==> flow/design.v <==
`timescale 1ns / 1ps
module apb_master(
    input pclk, presetn, pready, pslverr, 
    input [31:0] prdata,wdata,addr,
    input start,write,
    input [3:0] strb,
    input [2:0] prot,
    output reg psel,penable,pwrite,
    output reg [31:0] paddr,pwdata,
    output reg [3:0] pstrb,
    output reg [2:0] pprot,
    output reg done,error,
    output reg [31:0] rdata
    );
    parameter idle=2'b00,
              setup=2'b01,
              access=2'b10;
    reg [1:0] state, next;  
    always @(posedge pclk, negedge presetn) 
    begin
        if(!presetn) state<=idle;
        else state<=next;
    end 
    always @(*) begin
        case(state)
        idle: next = start?setup:idle;
        setup: next = access;
        access: next=pready?idle:access;
        default: next=idle;
    endcase    
    end 
    always @(posedge pclk,negedge presetn)
    begin
        if(!presetn) begin
        psel<=0;
        penable<=0;
        done<=0;
        error<=0;
        paddr <= 0;
        pwrite <= 0;
        pwdata <= 0;
        pstrb <= 0;
        pprot <= 0;
        rdata <= 0;
        end else begin
        case(state)
        idle: begin
            done<=0;
            error<=0;
            psel<=0;
            penable<=0;
        end
        setup: begin
            psel<=1;
            penable<=0;
            paddr<=addr;
            pwrite<=write;
            pwdata<=wdata;
            pstrb<=strb;
            pprot<=prot;
        end
        access: begin
            penable<=1;
            if(pready) begin
                done<=1;
                error<=pslverr;
                if(!write) rdata<=prdata;
            end
        end
    endcase
    end
    end      
endmodule
`timescale 1ns / 1ps
module apb_slave #(
    parameter base_addr = 32'h0000_0000
)(
    input         pclk,
    input         presetn,
    input         psel,
    input         penable,
    input         pwrite,
    input  [31:0] paddr,
    input  [31:0] pwdata,
    input  [3:0]  pstrb,
    input  [2:0]  pprot,
    output reg [31:0] prdata,
    output reg        pready,
    output reg        pslverr
);
    reg [31:0] regfile [0:3];
    wire [1:0] reg_sel    = paddr[3:2];
    wire       addr_valid = (paddr[31:4] == base_addr[31:4]);
    always @(posedge pclk or negedge presetn) begin
        if (!presetn) begin
            pready <= 0;
        end else begin
            pready <= (psel && penable);  
        end
    end
    always @(posedge pclk or negedge presetn) begin
        if (!presetn) begin
            pslverr <= 0;
        end else if (psel && penable) begin
            pslverr <= ~addr_valid;
        end else begin
            pslverr <= 0;
        end
    end
    always @(posedge pclk or negedge presetn) begin
        if (!presetn) begin
            regfile[0] <= 0;
            regfile[1] <= 0;
            regfile[2] <= 0;
            regfile[3] <= 0;
        end else if (psel && penable && pwrite && addr_valid) begin
            if (pstrb[0]) regfile[reg_sel][7:0]   <= pwdata[7:0];
            if (pstrb[1]) regfile[reg_sel][15:8]  <= pwdata[15:8];
            if (pstrb[2]) regfile[reg_sel][23:16] <= pwdata[23:16];
            if (pstrb[3]) regfile[reg_sel][31:24] <= pwdata[31:24];
        end
    end
    always @(posedge pclk or negedge presetn) begin
        if (!presetn) begin
            prdata <= 0;
        end else if (psel && penable && !pwrite && addr_valid) begin
            prdata <= regfile[reg_sel];
        end
    end
endmodule
`timescale 1ns / 1ps
module apb_top(
    input        pclk,
    input        presetn,
    input        start,
    input        write,
    input [31:0] addr,
    input [31:0] wdata,
    input [3:0]  strb,
    input [2:0]  prot,
    output [31:0] rdata,
    output        done,
    output        error
);
    wire        psel;
    wire        penable;
    wire        pwrite;
    wire [31:0] paddr;
    wire [31:0] pwdata;
    wire [3:0]  pstrb;
    wire [2:0]  pprot;
    wire [31:0] prdata_int;
    wire        pready_int;
    wire        pslverr_int;
    wire psel0 = psel && (paddr[31:12] == 20'h00000);   
    wire psel1 = psel && (paddr[31:12] == 20'h0001);   
    wire [31:0] prdata0;
    wire        pready0;
    wire        pslverr0;
    wire [31:0] prdata1;
    wire        pready1;
    wire        pslverr1;
    assign prdata_int = psel0 ? prdata0
                      : psel1 ? prdata1
                      : 32'h0000_0000;
    assign pready_int = psel0 ? pready0
                      : psel1 ? pready1
                      : penable;
    assign pslverr_int= psel0 ? pslverr0
                      : psel1 ? pslverr1
                      : 1'b1;
    apb_master master (
        .pclk    (pclk),
        .presetn (presetn),
        .start   (start),
        .write   (write),
        .addr    (addr),
        .wdata   (wdata),
        .strb    (strb),
        .prot    (prot),
        .psel    (psel),
        .penable (penable),
        .pwrite  (pwrite),
        .paddr   (paddr),
        .pwdata  (pwdata),
        .pstrb   (pstrb),
        .pprot   (pprot),
        .done    (done),
        .error   (error),
        .rdata   (rdata),
        .prdata  (prdata_int),
        .pready  (pready_int),
        .pslverr (pslverr_int)
    );
    apb_slave #(.base_addr(32'h0000_0000)) slave0 (
        .pclk    (pclk),
        .presetn (presetn),
        .psel    (psel0),
        .penable (penable),
        .pwrite  (pwrite),
        .paddr   (paddr),
        .pwdata  (pwdata),
        .pstrb   (pstrb),
        .pprot   (pprot),
        .prdata  (prdata0),
        .pready  (pready0),
        .pslverr (pslverr0)
    );
    apb_slave #(.base_addr(32'h0000_1000)) slave1 (
        .pclk    (pclk),
        .presetn (presetn),
        .psel    (psel1),
        .penable (penable),
        .pwrite  (pwrite),
        .paddr   (paddr),
        .pwdata  (pwdata),
        .pstrb   (pstrb),
        .pprot   (pprot),
        .prdata  (prdata1),
        .pready  (pready1),
        .pslverr (pslverr1)
    );
endmodule
# [From RTL to reports: apb_top]
# What the tools print for apb_top, step after step.
# Line numbers count from 1 in the design file above.
# Library cell names are shortened.
# A cell with n/a has no value.
[setup] top_module="apb_top" clock="pclk" cell_library="sky130hd" corner="tt_025C_1v80"

# [Word-level counts]
# Counts by Yosys on the flattened word-level netlist (proc, flatten, opt, wreduce). Print and check cells are left out.
[word_totals] register_bits=431 elab_cells=133 out_inout_bits=34
[classes] n_eq=8 n_reduce_logical=55 muxes=19 logic=3
[op_table] cell="case mux 32 bit (select 4 bit)" n=2
[op_table] cell="AND reduction 3 bit" n=33
[op_table] cell="two-way mux 32 bit" n=2
[op_table] cell="== test 28 x 9 -> 1 bit with constant B" n=1
[op_table] cell="zero test 28 bit" n=1
[op_table] cell="== test 20 x 1 -> 1 bit with constant B" n=1
[op_table] cell="zero test 20 bit" n=1
[op_table] cell="logical AND 1 bit" n=12
[op_table] cell="two-way mux 1 bit" n=9
[op_table] cell="case mux 1 bit (select 2 bit)" n=4
[op_table] cell="== test 2 bit with constant B" n=3
[op_table] cell="nonzero test 2 bit" n=3
[op_table] cell="case mux 2 bit (select 3 bit)" n=1
[op_table] cell="== test 2 x 1 -> 1 bit with constant B" n=2
[op_table] cell="zero test 2 bit" n=2
[op_table] cell="inverter 1 bit" n=3
[op_table] cell="inequality test 2 bit with constant B" n=1
[op_table] cell="AND reduction 2 bit" n=1
[op_table] cell="OR reduction 2 bit" n=1
[op_table] cell="two-way mux 2 bit" n=1
[op_table] cell="zero test 1 bit" n=1

# [Depth]
# Longest topological path by Yosys (ltp), each cell counted once; first at word level (registers and memories cut), then after technology mapping (sequential cells cut; the memories' decode and read muxes count).
[depth] word_depth=6 abc_area=0 ltp_mapped=7 ltp_nobuf=4

# [After synthesis]
# The flow's flattened synthesis, as Yosys stat reports it; memories are mapped. The netlist is that of the ABC_AREA named above (0 if unset); the other value can give another one.
# The area totals of this step are shown rounded.
[types] type="dfrtp_1" n=429 area_total_um2=1.07E+04
[types] type="mux2_2" n=387 area_total_um2=4357.93
[types] type="mux4_2" n=64 area_total_um2=1.44E+03
[types] type="nor3_4" n=32 area_total_um2=520.499
[types] type="o21ai_0" n=65 area_total_um2=325.312
[types] type="mux2i_1" n=32 area_total_um2=320.307
[types] type="or3_1" n=32 area_total_um2=200.192
[types] type="nand4_4" n=6 area_total_um2=127.622
[types] type="clkbuf_1" n=28 area_total_um2=105.101
[types] type="nand4_1" n=10 area_total_um2=62.56
[types] type="buf_6" n=5 area_total_um2=56.304
[types] type="buf_4" n=7 area_total_um2=52.55
[types] type="buf_1" n=12 area_total_um2=45.043
[types] type="and4_1" n=5 area_total_um2=43.792
[types] type="nor4_4" n=2 area_total_um2=42.541
[types] type="buf_2" n=7 area_total_um2=35.034
[types] type="nor3_2" n=3 area_total_um2=30.029
[types] type="a31o_2" n=3 area_total_um2=26.275
# Other cell types: 23; their cells: 45.
[synth_totals] seqArea_um2=10800 ff_cells=430 yosys_area_um2=18800 cells=1174
# By module: a second synthesis without flattening, with its own total; a netlist apart from the flattened one above.
[hier_totals] cells_unflattened=1146 area_unflattened_um2=19200
# Rows give one instance, submodules left out.
[modules] mod="apb_slave #(base_addr=4096)" cells=409 instances=1 mod_area_um2=7150
[modules] mod="apb_slave #(base_addr=0)" cells=409 instances=1 mod_area_um2=7140
[modules] mod="apb_master" cells=243 instances=1 mod_area_um2=4260
[modules] mod="apb_top" cells=85 instances=1 mod_area_um2=624

# [Path before layout]
# Path of least setup slack by OpenSTA after synthesis, without wires, with an ideal clock, recovery checks aside; 20% of the period is set as input and as output delay. Where synthesis merged equal registers, the netlist keeps one of their names.
[synth_timing] path_type="flip-flop to flip-flop" startpoint="register master.paddr[2]" endpoint="register slave0.prdata[10]" clock_period_ns=4.0 setup_time_ns=0.125 required_time_ns=3.875 slack_ns=1.918 t_first_pin_ns=0.000 stages=6 t_arrival_ns=1.957 delay_ns=2.082 period_less_setup_slack_ns=2.082
# "delay_ns" = arrival - input delay + setup time.
# "stages": output pins that drive a net of the path, with the launching flip-flop's if there is one; two outputs of one cell count as two.
# "period_less_setup_slack_ns" = period - worst setup slack (recovery checks aside). The figure is calculated, with input and output delays left at 20% of the set period.
# Between the ends stands the longest chain of elaborated cells between them, by number of cells; it is not shown to be the way that was timed. Of several equally long chains one is given.
# Each line given opens the expression or statement behind the cell; cells for indexed reads and writes are added by Yosys, which also makes memories of some case tables.
[synth_between] path_cell_list="dfrtp_1 buf_2 buf_4 buf_1 mux4_2 mux2_2" elab_chain_cells=2 cone_cells=5 classes_between="3 x eq/ne; 1 x mux; 1 x reduce/logical"
[synth_lines] element="start, declared" line=9 rtl="output reg [31:0] paddr,pwdata,"
[synth_lines] element="start, assigned" line=39 rtl="paddr <= 0;"
[synth_lines] element="start, assigned" line=56 rtl="paddr<=addr;"
[synth_lines] element="== test 2 bit" line=127 rtl="prdata <= regfile[reg_sel];"
[synth_lines] element="case mux 32 bit (select 4 bit)" line=127
[synth_lines] element="end, assigned" line=125 rtl="prdata <= 0;"
[synth_lines] element="end, assigned" line=127
[synth_lines] element="end, declared" line=87 rtl="output reg [31:0] prdata,"

# [Path in the finished layout]
# From the final timing report of record 1: the path of least setup slack in the routed layout; clock arrival at registers is part of the times.
[layout_timing] path_type="flip-flop to flip-flop" startpoint="register master.paddr[13]" endpoint="register slave1.regfile[1][30]" slack_ns=0.19 stages=8 t_arrival_ns=2.77 t_first_pin_ns=0.53 setup_time_ns=0.11 clock_period_ns=2.53 required_time_ns=2.96
# Between the ends stands the longest chain of elaborated cells between them, by number of cells; it is not shown to be the way that was timed. Of several equally long chains one is given.
[layout_between] path_cell_list="dfrtp_1 nor4_1 nand4_1 buf_4 buf_12 nor3_4 buf_4 mux2_2" elab_chain_cells=6 cone_cells=7 classes_between="2 x eq/ne; 5 x reduce/logical"
[layout_lines] element="start, declared" line=9 rtl="output reg [31:0] paddr,pwdata,"
[layout_lines] element="start, assigned" line=39 rtl="paddr <= 0;"
[layout_lines] element="start, assigned" line=56 rtl="paddr<=addr;"
[layout_lines] element="== test 20 x 1 -> 1 bit" line=156 rtl="wire psel1 = psel && (paddr[31:12] == 20'h0001);"
[layout_lines] element="logical AND 1 bit" line=156
[layout_lines] element="logical AND 1 bit x3" line=116 rtl="end else if (psel && penable && pwrite && addr_valid) begin"
[layout_lines] element="AND reduction 3 bit"
[layout_lines] element="end, assigned" line=113 rtl="regfile[1] <= 0;"
[layout_lines] element="end, assigned" line=120 rtl="if (pstrb[3]) regfile[reg_sel][31:24] <= pwdata[31:24];"
[layout_lines] element="end, declared" line=91 rtl="reg [31:0] regfile [0:3];"

apb_top through Yosys and OpenROAD on sky130hd: 2 stored runs, unordered, with their settings and measured results. The constraints put input and output delay at 20% of the set period each and load the outputs with 0.01 pF.
Measured values are rounded.

[flow] record 1: files
==> flow/run.sh <==
#!/bin/bash
# the make line also repeats the synthesis and layout settings of config.mk as NAME=value (left out here)
make -C /OpenROAD-flow-scripts/flow DESIGN_CONFIG=/design/flow/config.mk WORK_HOME=/design/flow/orfs CLKGATE_MAP_FILE= finish
==> flow/config.mk <==
export PLATFORM = sky130hd
export DESIGN_NAME = apb_top
export DESIGN_NICKNAME = apb_top
export VERILOG_FILES = /design/flow/design.v
export SDC_FILE = /design/flow/constraint.sdc
export NUM_CORES = 4
export LEC_CHECK = 0
export CAP_MARGIN = 20
export CELL_PAD_IN_SITES_GLOBAL_PLACEMENT = 0
export CORE_ASPECT_RATIO = 0.7
export CORE_MARGIN = 8
export CORE_UTILIZATION = 48
export CTS_CLUSTER_SIZE = 19
export PLACE_DENSITY_LB_ADDON = 0.06
export SLEW_MARGIN = 20
export TNS_END_PERCENT = 60
==> flow/constraint.sdc <==
create_clock -name core_clock -period 2.53 [get_ports {pclk}]
set_input_delay 0.5060 -clock core_clock [delete_from_list [all_inputs] [get_ports {pclk}]]
set_output_delay 0.5060 -clock core_clock [all_outputs]
set_load 0.01 [all_outputs]

[flow] record 1: metrics
[metrics] design.die.area_um2 = 45900
[metrics] fin_ws_ns = 0.187
[metrics] cell_area_final_um2 = 22800
[metrics] util_frac = 0.592
[metrics] synthArea_um2 = 18800

[flow] record 2: files
==> flow/run.sh <==
#!/bin/bash
# the make line also repeats the synthesis and layout settings of config.mk as NAME=value (left out here)
make -C /OpenROAD-flow-scripts/flow DESIGN_CONFIG=/design/flow/config.mk WORK_HOME=/design/flow/orfs CLKGATE_MAP_FILE= finish
==> flow/config.mk <==
export PLATFORM = sky130hd
export DESIGN_NAME = apb_top
export DESIGN_NICKNAME = apb_top
export VERILOG_FILES = /design/flow/design.v
export SDC_FILE = /design/flow/constraint.sdc
export NUM_CORES = 4
export LEC_CHECK = 0
export ABC_AREA = 0
export CAP_MARGIN = 30
export CORE_ASPECT_RATIO = 1.03
export CORE_MARGIN = 6
export CORE_UTILIZATION = 16
export CTS_CLUSTER_DIAMETER = 356
export GPL_ROUTABILITY_DRIVEN = 1
export PLACE_DENSITY_LB_ADDON = 0.14
export SETUP_SLACK_MARGIN = -0.49
export SLEW_MARGIN = 30
==> flow/constraint.sdc <==
create_clock -name core_clock -period 5.26 [get_ports {pclk}]
set_input_delay 1.0520 -clock core_clock [delete_from_list [all_inputs] [get_ports {pclk}]]
set_output_delay 1.0520 -clock core_clock [all_outputs]
set_load 0.01 [all_outputs]

[flow] record 2: metrics
[metrics] design.die.area_um2 = 126000
[metrics] fin_ws_ns = 2.02
[metrics] cell_area_final_um2 = 23600
[metrics] util_frac = 0.203
[metrics] synthArea_um2 = 18800
